==> flow/design.v <==
`timescale 1ns / 1ps
module bcd(clk, rst, broj, desetice, jedinice);
   input clk;                                               
   input rst;                                               
   input  [7:0] broj;                                       
   output reg [3:0] desetice;                               
   output reg [3:0] jedinice;                               
   reg [15:0] shift;                                        
   reg [3:0] i;                                             
   reg [15:0] t;                                            
   always @(posedge clk)
   begin
      if (rst)
         i <= 4'd0;
      else
      begin
         t = shift;
         if (i == 0)                                        
         begin
            t[15:8] = 8'd0;
            t[7:0] = broj;
         end
         if (i < 8)                                         
         begin
            if (t[11:8] >= 5)                               
               t[11:8] = t[11:8] + 4'd3;                    
            if (t[15:12] >= 5)                              
               t[15:12] = t[15:12] + 4'd3;                  
            t = t << 1;                                     
            shift <= t;
            i <= i + 4'd1;
         end
         else                                               
         begin
            desetice <= shift[15:12];
            jedinice <= shift[11:8];
            i <= 4'd0;
         end
      end
   end
endmodule
`timescale 1ns / 1ps
module kosarka(
      input clk,                                            
      input rst,                                            
      input b0,b1,b2,b3,                                    
      input p0,p1,p2,                                       
      output a,b,c,d,e,f,g,dp,                              
      output [3:0] an                                       
    );
localparam [16:0] DIV_D = 17'd25;                           
localparam [28:0] DIV_V = 29'd500;                          
reg clkD,clkV;                                              
reg [16:0] brojacD;                                         
reg [28:0] brojacV;                                         
reg [7:0] vremeA,vremeB,rezulA,rezulB;                      
reg [3:0] displej;                                          
reg [6:0] s_seg;                                            
reg [3:0] cifra;                                            
reg stop;                                                   
wire [3:0] vremeAdesetice, vremeAjedinice, vremeBdesetice, vremeBjedinice;   
wire [3:0] rezulAdesetice, rezulAjedinice, rezulBdesetice, rezulBjedinice;   
reg stanjeB0, stanjeB1, stanjeB2, stanjeB3;                 
bcd bcd_vremeA(clk, rst, vremeA, vremeAdesetice, vremeAjedinice);
bcd bcd_vremeB(clk, rst, vremeB, vremeBdesetice, vremeBjedinice);            
bcd bcd_rezulA(clk, rst, rezulA, rezulAdesetice, rezulAjedinice);
bcd bcd_rezulB(clk, rst, rezulB, rezulBdesetice, rezulBjedinice);
wire tickD = (brojacD == DIV_D) && !clkD;                   
wire tickV = (brojacV == DIV_V) && !clkV;                   
reg n_stop, n_s0, n_s1, n_s2, n_s3;
reg [7:0] n_rezulA, n_rezulB;
reg [3:0] n_displej, n_cifra;
always @(*)
   begin
      n_stop = stop;
      n_s0 = stanjeB0; n_s1 = stanjeB1; n_s2 = stanjeB2; n_s3 = stanjeB3;
      n_rezulA = rezulA; n_rezulB = rezulB;
      n_displej = displej; n_cifra = cifra;
      if(vremeA==0 && vremeB==0)                            
         n_stop = 1'b1;                                     
      case({p2,cifra})
         5'b00111: begin n_displej = vremeBjedinice; n_cifra = 4'b1110; end
         5'b01110: begin n_displej = vremeBdesetice; n_cifra = 4'b1101; end   
         5'b01101: begin n_displej = vremeAjedinice; n_cifra = 4'b1011; end
         5'b01011: begin n_displej = vremeAdesetice; n_cifra = 4'b0111; end
         5'b10111: begin n_displej = rezulBjedinice; n_cifra = 4'b1110; end
         5'b11110: begin n_displej = rezulBdesetice; n_cifra = 4'b1101; end   
         5'b11101: begin n_displej = rezulAjedinice; n_cifra = 4'b1011; end
         5'b11011: begin n_displej = rezulAdesetice; n_cifra = 4'b0111; end
         default: ;
      endcase
      if(b0 == 1'b1)
         n_s0 = 1'b1;                                       
      if(n_s0==1'b1 && b0 == 1'b0)                          
      begin
         n_stop = ~n_stop;                                  
         n_s0 = 1'b0;
      end
      if(b1 == 1'b1)
         n_s1 = 1'b1;                                       
      if(n_s1==1'b1 && b1 == 1'b0)
      begin
         case({p1,p0})
            2'b00: n_rezulB = n_rezulB+8'd3;                
            2'b01: n_rezulB = n_rezulB-8'd3;
            2'b10: n_rezulA = n_rezulA+8'd3;
            2'b11: n_rezulA = n_rezulA-8'd3;
         endcase
         n_s1 = 1'b0;
      end
      if(b2 == 1'b1)
         n_s2 = 1'b1;                                       
      if(n_s2==1'b1 && b2 == 1'b0)
      begin
         case({p1,p0})
            2'b00: n_rezulB = n_rezulB+8'd2;                
            2'b01: n_rezulB = n_rezulB-8'd2;
            2'b10: n_rezulA = n_rezulA+8'd2;
            2'b11: n_rezulA = n_rezulA-8'd2;
         endcase
         n_s2 = 1'b0;
      end
      if(b3 == 1'b1)
         n_s3 = 1'b1;                                       
      if(n_s3==1'b1 && b3 == 1'b0)
      begin
         case({p1,p0})
            2'b00: n_rezulB = n_rezulB+8'd1;                
            2'b01: n_rezulB = n_rezulB-8'd1;
            2'b10: n_rezulA = n_rezulA+8'd1;
            2'b11: n_rezulA = n_rezulA-8'd1;
         endcase
         n_s3 = 1'b0;
      end
   end
always @(posedge clk)
   begin
      if (rst)
      begin
         clkD <= 1'b0; clkV <= 1'b0;
         brojacD <= 17'd0; brojacV <= 29'd0;
         vremeA <= 8'd40; vremeB <= 8'd0;                   
         rezulA <= 8'd0; rezulB <= 8'd0;
         displej <= 4'b0110;
         s_seg <= 7'd0;
         cifra <= 4'b1110;
         stop <= 1'b1;
         stanjeB0 <= 1'b0; stanjeB1 <= 1'b0; stanjeB2 <= 1'b0; stanjeB3 <= 1'b0;
      end
      else
      begin
         if(brojacD==DIV_D)                                 
         begin
            clkD <= ~clkD;
            brojacD <= 17'd1;
         end
         else
            brojacD <= brojacD+17'd1;
         if(brojacV==DIV_V)                                 
         begin
            clkV <= ~clkV;
            brojacV <= 29'd1;
         end
         else
            brojacV <= brojacV+29'd1;
         case(displej)
            4'd0 : s_seg <= 7'b1000000;                     
            4'd1 : s_seg <= 7'b1111001;                     
            4'd2 : s_seg <= 7'b0100100;                     
            4'd3 : s_seg <= 7'b0110000;                     
            4'd4 : s_seg <= 7'b0011001;                     
            4'd5 : s_seg <= 7'b0010010;                     
            4'd6 : s_seg <= 7'b0000010;                     
            4'd7 : s_seg <= 7'b1111000;                     
            4'd8 : s_seg <= 7'b0000000;                     
            4'd9 : s_seg <= 7'b0010000;                     
            default : s_seg <= 7'b1000000;                  
         endcase
         if (tickV)                                         
         begin
            if(stop==0)                                     
            begin
               if(vremeB==0)                                
               begin
                  vremeB <= 8'd59;                          
                  vremeA <= vremeA-8'd1;                    
               end
               else
                  vremeB <= vremeB-8'd1;
            end
         end
         if (tickD)                                         
         begin
            stop <= n_stop;
            stanjeB0 <= n_s0; stanjeB1 <= n_s1; stanjeB2 <= n_s2; stanjeB3 <= n_s3;
            rezulA <= n_rezulA; rezulB <= n_rezulB;
            displej <= n_displej;
            cifra <= n_cifra;
         end
      end
   end
assign an = cifra;
assign {g, f, e, d, c, b, a} = s_seg;                       
assign dp = 1'b1;                                           
endmodule
--- tool output ---
**Reports on kosarka**

Each step is given for the RTL above and for the edited RTL.
"unedited" refers to lines of the RTL above, "edited" to lines of the edited file.
"difference": "edited" minus "unedited" as printed here.
Operators carry their Yosys type and port widths (W data, S select, Z words).
The mark - stands for no value.

- Design top: kosarka
- Clock: clk
- Cell library: sky130hd
- Library corner: tt_025C_1v80

**The edit**

The edit as a unified diff against the file above.
This change comes from a script, not from a designer. The edited design behaves differently; no optimisation was intended.

```diff
@@ -64,5 +64,10 @@
 bcd bcd_vremeA(clk, rst, vremeA, vremeAdesetice, vremeAjedinice);
 bcd bcd_vremeB(clk, rst, vremeB, vremeBdesetice, vremeBjedinice);            
-bcd bcd_rezulA(clk, rst, rezulA, rezulAdesetice, rezulAjedinice);
+wire [3:0] rezulAdesetice_a, rezulAdesetice_b;
+wire [3:0] rezulAjedinice_a, rezulAjedinice_b;
+bcd bcd_rezulA(clk, rst, rezulA, rezulAdesetice_a, rezulAjedinice_a);
+bcd bcd_rezulA_alt (clk, rst, ~rezulA, rezulAdesetice_b, rezulAjedinice_b);
+assign rezulAdesetice = rezulAdesetice_a ^ rezulAdesetice_b;
+assign rezulAjedinice = rezulAjedinice_a ^ rezulAjedinice_b;
 bcd bcd_rezulB(clk, rst, rezulB, rezulBdesetice, rezulBjedinice);
 wire tickD = (brojacD == DIV_D) && !clkD;                   
```

**Word level**

Source: Yosys, flattened and elaborated, memories not mapped. Widths are those after wreduce. Registers that Yosys merges into a memory's read port (data or address) are not register bits. Print and check cells do not count. Equal cells are merged and count once.
Yosys's memory passes give these memory sizes; they may raise the number of words (mostly to a power of two), join words into wider ones and drop unused or constant bits.

Bit counts:

| element | unedited | edited | difference |
|---|---|---|---|
| memory bits (read-only) | 112 | 112 | 0 |
| register bits | 201 | 228 | +27 |
| memory cells | 1 | 1 | 0 |
| clocked read ports x word width | 7 | 7 | 0 |
| output and inout port bits | 12 | 12 | 0 |
| bits of input ports | 9 | 9 | 0 |

Operators by class:

| element | unedited | edited | difference |
|---|---|---|---|
| bitwise gates (word level) | 13 | 17 | +4 |
| multiplexer cells | 47 | 52 | +5 |
| order comparisons | 12 | 15 | +3 |
| $add $sub $neg | 28 | 31 | +3 |
| equal/unequal tests | 13 | 13 | 0 |
| reductions and logical operators | 42 | 46 | +4 |

Memories:

| element | unedited | edited |
|---|---|---|
| words x width with read and write ports | 16 x 7 bit 1R0W | 16 x 7 bit 1R0W |

Operators by type and width:

| operator | unedited | edited | difference |
|---|---|---|---|
| $mux W8 | 19 | 22 | +3 |
| $reduce_and A2 Y1 | 11 | 13 | +2 |
| $ge A4 B3 Y1 const B | 8 | 10 | +2 |
| $xor A4 B4 Y4 | 0 | 2 | +2 |
| $not A1 Y1 | 13 | 14 | +1 |
| $reduce_or A2 Y1 | 12 | 13 | +1 |
| $add A3 B2 Y3 const B | 4 | 5 | +1 |
| $add A4 B1 Y4 const B | 4 | 5 | +1 |
| $add A4 B2 Y4 const B | 4 | 5 | +1 |
| $logic_not A4 Y1 | 4 | 5 | +1 |
| $lt A4 B4 Y1 const B | 4 | 5 | +1 |
| $mux W3 | 4 | 5 | +1 |
| $mux W4 | 4 | 5 | +1 |
| $not A8 Y8 | 0 | 1 | +1 |
| $mux W1 | 12 | 12 | 0 |
| $logic_and A1 B1 Y1 | 7 | 7 | 0 |
| $pmux W8 S3 | 6 | 6 | 0 |
| $add A8 B2 Y8 const B | 4 | 4 | 0 |
| $eq A5 B5 Y1 const B | 4 | 4 | 0 |
| $sub A8 B1 Y8 const B | 4 | 4 | 0 |
| $sub A8 B2 Y8 const B | 4 | 4 | 0 |
| $eq A5 B4 Y1 const B | 3 | 3 | 0 |
| $add A8 B1 Y8 const B | 2 | 2 | 0 |
| $eq A2 B2 Y1 const B | 2 | 2 | 0 |
| $logic_not A1 Y1 | 2 | 2 | 0 |
| $logic_not A8 Y1 | 2 | 2 | 0 |
| $add A17 B1 Y17 const B | 1 | 1 | 0 |
| $add A29 B1 Y29 const B | 1 | 1 | 0 |

Not every row of either side is listed.

**Logic depth**

Depth = most cells in a row (Yosys ltp): at word level without a register or memory, in the mapped netlist without a sequential cell, where the memories' decode and read muxes count.

Logic depth:

| element | unedited | edited | difference |
|---|---|---|---|
| depth after elaboration | 10 | 10 | 0 |
| ABC_AREA | 0 | 0 | - |
| mapped depth | 22 | 23 | +1 |
| mapped depth without buffers | 19 | 21 | +2 |

**After synthesis**

The flow's flattened synthesis, as Yosys stat reports it; memories are mapped. The netlist is that of the ABC_AREA named above (0 if unset); the other value can give another one.

Cell types:

| type | unedited | edited | difference |
|---|---|---|---|
| sky130_fd_sc_hd__nand2_1 | 176 | 206 | +30 |
| sky130_fd_sc_hd__edfxtp_1 | 92 | 115 | +23 |
| sky130_fd_sc_hd__a21oi_1 | 73 | 83 | +10 |
| sky130_fd_sc_hd__o21ai_0 | 47 | 57 | +10 |
| sky130_fd_sc_hd__a22oi_1 | 10 | 0 | -10 |
| sky130_fd_sc_hd__nor3_1 | 46 | 38 | -8 |
| sky130_fd_sc_hd__nor4_1 | 11 | 19 | +8 |
| sky130_fd_sc_hd__a222oi_1 | 0 | 8 | +8 |
| sky130_fd_sc_hd__xnor2_1 | 51 | 58 | +7 |
| sky130_fd_sc_hd__buf_2 | 10 | 3 | -7 |
| sky130_fd_sc_hd__clkbuf_8 | 0 | 7 | +7 |
| sky130_fd_sc_hd__nor2_1 | 154 | 160 | +6 |
| sky130_fd_sc_hd__nand2b_1 | 27 | 21 | -6 |
| sky130_fd_sc_hd__ha_1 | 51 | 56 | +5 |
| sky130_fd_sc_hd__inv_1 | 45 | 50 | +5 |
| sky130_fd_sc_hd__nand4_1 | 20 | 15 | -5 |
| sky130_fd_sc_hd__nor2b_1 | 19 | 14 | -5 |
| sky130_fd_sc_hd__dfxtp_1 | 116 | 120 | +4 |

Not every row of either side is listed.

Mapped netlist:

| element | unedited | edited | difference |
|---|---|---|---|
| mapped area (um2) | 11710.0 | 12911.1 | +1201.1 |
| cell count | 1303 | 1397 | +94 |
| mapped flip-flops | 208 | 235 | +27 |

By module: a second synthesis without flattening, with its own total; a netlist apart from the flattened one above.

Second synthesis, totals:

| element | unedited | edited | difference |
|---|---|---|---|
| cells (unflattened synthesis) | 1235 | 1310 | +75 |
| area total of the unflattened synthesis (um2) | 11536.1 | 12773.5 | +1237.4 |

Rows give one instance, submodules left out.

By module, unedited:

| module | seq. area (um2) | cells | times used | area (um2) |
|---|---|---|---|---|
| kosarka | 2001.9 | 875 | 1 | 6736.5 |
| bcd | 770.7 | 90 | 4 | 1199.9 |

By module, edited:

| module | seq. area (um2) | cells | times used | area (um2) |
|---|---|---|---|---|
| kosarka | 2001.9 | 860 | 1 | 6774.0 |
| bcd | 770.7 | 90 | 5 | 1199.9 |

**Worst setup path after synthesis**

OpenSTA on the mapped netlist: ideal clock, no wires. The path of least setup slack (recovery checks aside). Input and output delay are each 20% of the period. Register names are those of the netlist, which keeps one name where synthesis merged equal registers.

Timing path after synthesis:

| element | unedited | edited | difference |
|---|---|---|---|
| kind | in2reg | in2reg | - |
| from | input p1 | input p1 | - |
| to | register rezulB[7] | register rezulB[7] | - |
| path delay (ps) | 4529 | 4271 | -258 |
| slack (ps) | 3470 | 3730 | +260 |
| buffers on the path | 4 | 3 | -1 |
| period (ps) | 10000 | 10000 | 0 |
| stages on the path | 22 | 22 | 0 |
| input delay (ps) | 2000 | 2000 | 0 |
| data required time (ps) | 9877 | 9872 | -5 |
| launch time at the first pin (ps) | 2000 | 2000 | 0 |
| data arrival time (ps) | 6406 | 6143 | -263 |
| synthesis period reached (ps) | 6530 | 6270 | -260 |

"path delay" = arrival - input delay + setup time.
"stages on the path": output pins that drive a net of the path, with the launching flip-flop's if there is one; two outputs of one cell count as two.
"synthesis period reached" is the clock period less the worst setup slack; recovery checks do not enter. This is arithmetic on one report: input and output delays are still those of the set period (20% each).
Between the ends stands the longest chain of elaborated cells between them, by number of cells; it is not shown to be the way that was timed. Of several equally long chains one is given.
Each line given opens the expression or statement behind the cell; cells for indexed reads and writes are added by Yosys, which also makes memories of some case tables.

Between the ends, after synthesis, unedited:
- Cell sequence: sky130_fd_sc_hd__buf_6 > sky130_fd_sc_hd__nand2b_1 > sky130_fd_sc_hd__buf_2 > sky130_fd_sc_hd__buf_1 > sky130_fd_sc_hd__ha_1 > sky130_fd_sc_hd__a21o_1 > sky130_fd_sc_hd__maj3_1 > sky130_fd_sc_hd__xnor2_1 > sky130_fd_sc_hd__nand2_1 > sky130_fd_sc_hd__xnor2_1 > sky130_fd_sc_hd__ha_1 > sky130_fd_sc_hd__clkbuf_1 > sky130_fd_sc_hd__nor2b_1 > sky130_fd_sc_hd__nand4_1 > sky130_fd_sc_hd__nand4b_1 > sky130_fd_sc_hd__o21bai_1 > sky130_fd_sc_hd__nand4_1 > sky130_fd_sc_hd__o311ai_4 > sky130_fd_sc_hd__or4_1 > sky130_fd_sc_hd__mux2i_1 > sky130_fd_sc_hd__mux2i_1 > sky130_fd_sc_hd__mux2_1
- Cells in the longest elaborated chain: 10

Ends and longest elaborated chain, after synthesis, unedited:

| element | line | RTL |
|---|---|---|
| start: declaration | 47 | `input p0,p1,p2,` |
| $eq A2 B2 Y1 | 103 | `case({p1,p0})` |
| $reduce_or A2 Y1 | - |  |
| $pmux W8 S3 | 103 |  |
| $mux W8 | 101 | `if(n_s1==1'b1 && b1 == 1'b0)` |
| $sub A8 B2 Y8 | 117 | `2'b01: n_rezulB = n_rezulB-8'd2;` |
| $pmux W8 S3 | 115 | `case({p1,p0})` |
| $mux W8 | 113 | `if(n_s2==1'b1 && b2 == 1'b0)` |
| $sub A8 B1 Y8 | 129 | `2'b01: n_rezulB = n_rezulB-8'd1;` |
| $pmux W8 S3 | 127 | `case({p1,p0})` |
| $mux W8 | 125 | `if(n_s3==1'b1 && b3 == 1'b0)` |
| end: assignment | 143 | `rezulA <= 8'd0; rezulB <= 8'd0;` |
| end: assignment | 196 | `rezulA <= n_rezulA; rezulB <= n_rezulB;` |
| end: declaration | 56 | `reg [7:0] vremeA,vremeB,rezulA,rezulB;` |

Between the ends, after synthesis, edited:
- Cell sequence: sky130_fd_sc_hd__buf_6 > sky130_fd_sc_hd__nand2b_1 > sky130_fd_sc_hd__inv_1 > sky130_fd_sc_hd__clkbuf_1 > sky130_fd_sc_hd__clkbuf_1 > sky130_fd_sc_hd__fa_1 > sky130_fd_sc_hd__nand3b_1 > sky130_fd_sc_hd__o21ai_0 > sky130_fd_sc_hd__xnor2_1 > sky130_fd_sc_hd__ha_1 > sky130_fd_sc_hd__a21oi_1 > sky130_fd_sc_hd__xnor2_1 > sky130_fd_sc_hd__nor2_1 > sky130_fd_sc_hd__a21oi_1 > sky130_fd_sc_hd__a21oi_1 > sky130_fd_sc_hd__ha_1 > sky130_fd_sc_hd__nor4_1 > sky130_fd_sc_hd__o21ai_1 > sky130_fd_sc_hd__or4_4 > sky130_fd_sc_hd__nand2_2 > sky130_fd_sc_hd__mux4_2 > sky130_fd_sc_hd__nand4b_1
- Cells in the longest elaborated chain: 10

Ends and longest elaborated chain, after synthesis, edited:

| element | line | RTL |
|---|---|---|
| start: declaration | 47 | `input p0,p1,p2,` |
| $eq A2 B2 Y1 | 108 | `case({p1,p0})` |
| $reduce_or A2 Y1 | - |  |
| $pmux W8 S3 | 108 |  |
| $mux W8 | 106 | `if(n_s1==1'b1 && b1 == 1'b0)` |
| $sub A8 B2 Y8 | 122 | `2'b01: n_rezulB = n_rezulB-8'd2;` |
| $pmux W8 S3 | 120 | `case({p1,p0})` |
| $mux W8 | 118 | `if(n_s2==1'b1 && b2 == 1'b0)` |
| $sub A8 B1 Y8 | 134 | `2'b01: n_rezulB = n_rezulB-8'd1;` |
| $pmux W8 S3 | 132 | `case({p1,p0})` |
| $mux W8 | 130 | `if(n_s3==1'b1 && b3 == 1'b0)` |
| end: assignment | 148 | `rezulA <= 8'd0; rezulB <= 8'd0;` |
| end: assignment | 201 | `rezulA <= n_rezulA; rezulB <= n_rezulB;` |
| end: declaration | 56 | `reg [7:0] vremeA,vremeB,rezulA,rezulB;` |

**Worst path after layout**

Path of least setup slack in the final report of each run of set A (OpenROAD, finished layout, wires in). Where an end is a register, its clock arrival counts in the times.
The report prints the path's times to 10 ps; the period is as set.

Timing path post-layout:

| element | unedited | edited | difference |
|---|---|---|---|
| kind | in2reg | in2reg | - |
| from | input p1 | input p0 | - |
| to | register rezulB[7] | register rezulB[7] | - |
| data arrival time (ps) | 7430 | 7780 | +350 |
| slack (ps) | 2960 | 2630 | -330 |
| input delay (ps) | 2000 | 2000 | 0 |
| stages on the path | 19 | 20 | +1 |
| launch time at the first pin (ps) | 2000 | 2000 | 0 |
| data required time (ps) | 10390 | 10410 | +20 |
| buffers on the path | 2 | 1 | -1 |
| period (ps) | 10000 | 10000 | 0 |

Between the ends stands the longest chain of elaborated cells between them, by number of cells; it is not shown to be the way that was timed. Of several equally long chains one is given.

Between the ends, post-layout, unedited:
- Cell sequence: sky130_fd_sc_hd__clkdlybuf4s50_1 > sky130_fd_sc_hd__buf_4 > sky130_fd_sc_hd__nand2b_1 > sky130_fd_sc_hd__inv_1 > sky130_fd_sc_hd__maj3_1 > sky130_fd_sc_hd__xnor2_1 > sky130_fd_sc_hd__nand2_1 > sky130_fd_sc_hd__xnor2_1 > sky130_fd_sc_hd__ha_1 > sky130_fd_sc_hd__nor2b_1 > sky130_fd_sc_hd__nand4_1 > sky130_fd_sc_hd__nand4b_1 > sky130_fd_sc_hd__o21bai_1 > sky130_fd_sc_hd__nand4_1 > sky130_fd_sc_hd__o311ai_4 > sky130_fd_sc_hd__or4_1 > sky130_fd_sc_hd__mux2i_1 > sky130_fd_sc_hd__mux2i_1 > sky130_fd_sc_hd__mux2_1
- Cells in the longest elaborated chain: 10

Ends and longest elaborated chain, post-layout, unedited:

| element | line | RTL |
|---|---|---|
| start: declaration | 47 | `input p0,p1,p2,` |
| $eq A2 B2 Y1 | 103 | `case({p1,p0})` |
| $reduce_or A2 Y1 | - |  |
| $pmux W8 S3 | 103 |  |
| $mux W8 | 101 | `if(n_s1==1'b1 && b1 == 1'b0)` |
| $sub A8 B2 Y8 | 117 | `2'b01: n_rezulB = n_rezulB-8'd2;` |
| $pmux W8 S3 | 115 | `case({p1,p0})` |
| $mux W8 | 113 | `if(n_s2==1'b1 && b2 == 1'b0)` |
| $sub A8 B1 Y8 | 129 | `2'b01: n_rezulB = n_rezulB-8'd1;` |
| $pmux W8 S3 | 127 | `case({p1,p0})` |
| $mux W8 | 125 | `if(n_s3==1'b1 && b3 == 1'b0)` |
| end: assignment | 143 | `rezulA <= 8'd0; rezulB <= 8'd0;` |
| end: assignment | 196 | `rezulA <= n_rezulA; rezulB <= n_rezulB;` |
| end: declaration | 56 | `reg [7:0] vremeA,vremeB,rezulA,rezulB;` |

Between the ends, post-layout, edited:
- Cell sequence: sky130_fd_sc_hd__clkdlybuf4s50_1 > sky130_fd_sc_hd__nand2b_1 > sky130_fd_sc_hd__inv_1 > sky130_fd_sc_hd__fa_1 > sky130_fd_sc_hd__nand3b_1 > sky130_fd_sc_hd__o21ai_0 > sky130_fd_sc_hd__xnor2_1 > sky130_fd_sc_hd__ha_1 > sky130_fd_sc_hd__a21oi_1 > sky130_fd_sc_hd__xnor2_1 > sky130_fd_sc_hd__nor2_1 > sky130_fd_sc_hd__a21oi_1 > sky130_fd_sc_hd__a21oi_1 > sky130_fd_sc_hd__ha_1 > sky130_fd_sc_hd__nor4_1 > sky130_fd_sc_hd__o21ai_1 > sky130_fd_sc_hd__or4_4 > sky130_fd_sc_hd__nand2_2 > sky130_fd_sc_hd__mux4_2 > sky130_fd_sc_hd__nand4b_1
- Cells in the longest elaborated chain: 10

Ends and longest elaborated chain, post-layout, edited:

| element | line | RTL |
|---|---|---|
| start: declaration | 47 | `input p0,p1,p2,` |
| $eq A2 B2 Y1 | 108 | `case({p1,p0})` |
| $reduce_or A2 Y1 | - |  |
| $pmux W8 S3 | 108 |  |
| $mux W8 | 106 | `if(n_s1==1'b1 && b1 == 1'b0)` |
| $sub A8 B2 Y8 | 122 | `2'b01: n_rezulB = n_rezulB-8'd2;` |
| $pmux W8 S3 | 120 | `case({p1,p0})` |
| $mux W8 | 118 | `if(n_s2==1'b1 && b2 == 1'b0)` |
| $sub A8 B1 Y8 | 134 | `2'b01: n_rezulB = n_rezulB-8'd1;` |
| $pmux W8 S3 | 132 | `case({p1,p0})` |
| $mux W8 | 130 | `if(n_s3==1'b1 && b3 == 1'b0)` |
| end: assignment | 148 | `rezulA <= 8'd0; rezulB <= 8'd0;` |
| end: assignment | 201 | `rezulA <= n_rezulA; rezulB <= n_rezulB;` |
| end: declaration | 56 | `reg [7:0] vremeA,vremeB,rezulA,rezulB;` |

**Measured runs**

Runs of the flow (Yosys, OpenROAD) on both versions; the two runs of a pair have the same settings. The constraints put input and output delay at 20% of the set period each and load the outputs with 0.01 pF.

Flow settings, set A:
- CORE_UTILIZATION: 40
- period_ns: 10.0
- CAP_MARGIN: 20
- CORE_MARGIN: 2
- SLEW_MARGIN: 20

Measured results, set A:

| element | unedited | edited | difference |
|---|---|---|---|
| post-route setup TNS (ps) | 0 | 0 | 0 |
| post-route utilization (%) | 45.1 | 44.7 | -0.4 |
| cell area after synthesis (um2) | 11710.0 | 12911.1 | +1201.1 |
| overall die area (um2) | 30660.0 | 33731.0 | +3071.0 |
| worst setup slack after layout (ps) | 2963 | 2631 | -332 |
| standard-cell area after layout (um2) | 12977.4 | 14141.1 | +1163.7 |
| period reached (ps) | 7037 | 7369 | +332 |
| total power after layout (µW) | 2012 | 2203 | +191 |
| worst hold slack (ps) | 451 | 452 | +1 |

Flow settings, set B:
- CAP_MARGIN: 15
- CELL_PAD_IN_SITES_DETAIL_PLACEMENT: 1
- CELL_PAD_IN_SITES_GLOBAL_PLACEMENT: 1
- CORE_UTILIZATION: 36
- CTS_CLUSTER_DIAMETER: 393
- CTS_CLUSTER_SIZE: 19
- GPL_ROUTABILITY_DRIVEN: 1
- MAX_ROUTING_LAYER: met5
- PLACE_DENSITY_LB_ADDON: 0.09
- SETUP_SLACK_MARGIN: -0.06
- SLEW_MARGIN: 20
- TNS_END_PERCENT: 70
- period_ns: 4.38
- CORE_MARGIN: 2

Measured results, set B:

| element | unedited | edited | difference |
|---|---|---|---|
| post-route setup TNS (ps) | 0 | 0 | 0 |
| post-route utilization (%) | 42.2 | 41.7 | -0.5 |
| cell area after synthesis (um2) | 11710.0 | 12911.1 | +1201.1 |
| overall die area (um2) | 33986.8 | 37395.8 | +3409.0 |
| worst setup slack after layout (ps) | 36 | 41 | +5 |
| standard-cell area after layout (um2) | 13613.1 | 14784.2 | +1171.1 |
| period reached (ps) | 4344 | 4339 | -5 |
| total power after layout (µW) | 3917 | 4528 | +611 |
| worst hold slack (ps) | 458 | 459 | +1 |

"period reached" is the run's clock period less its worst setup slack. It is reckoned from that one timing run; input and output delays stay at 20% of the period that was set.
"total power after layout" rests on the timing tool's default activity at the inputs, not on a simulated workload.
--- end ---
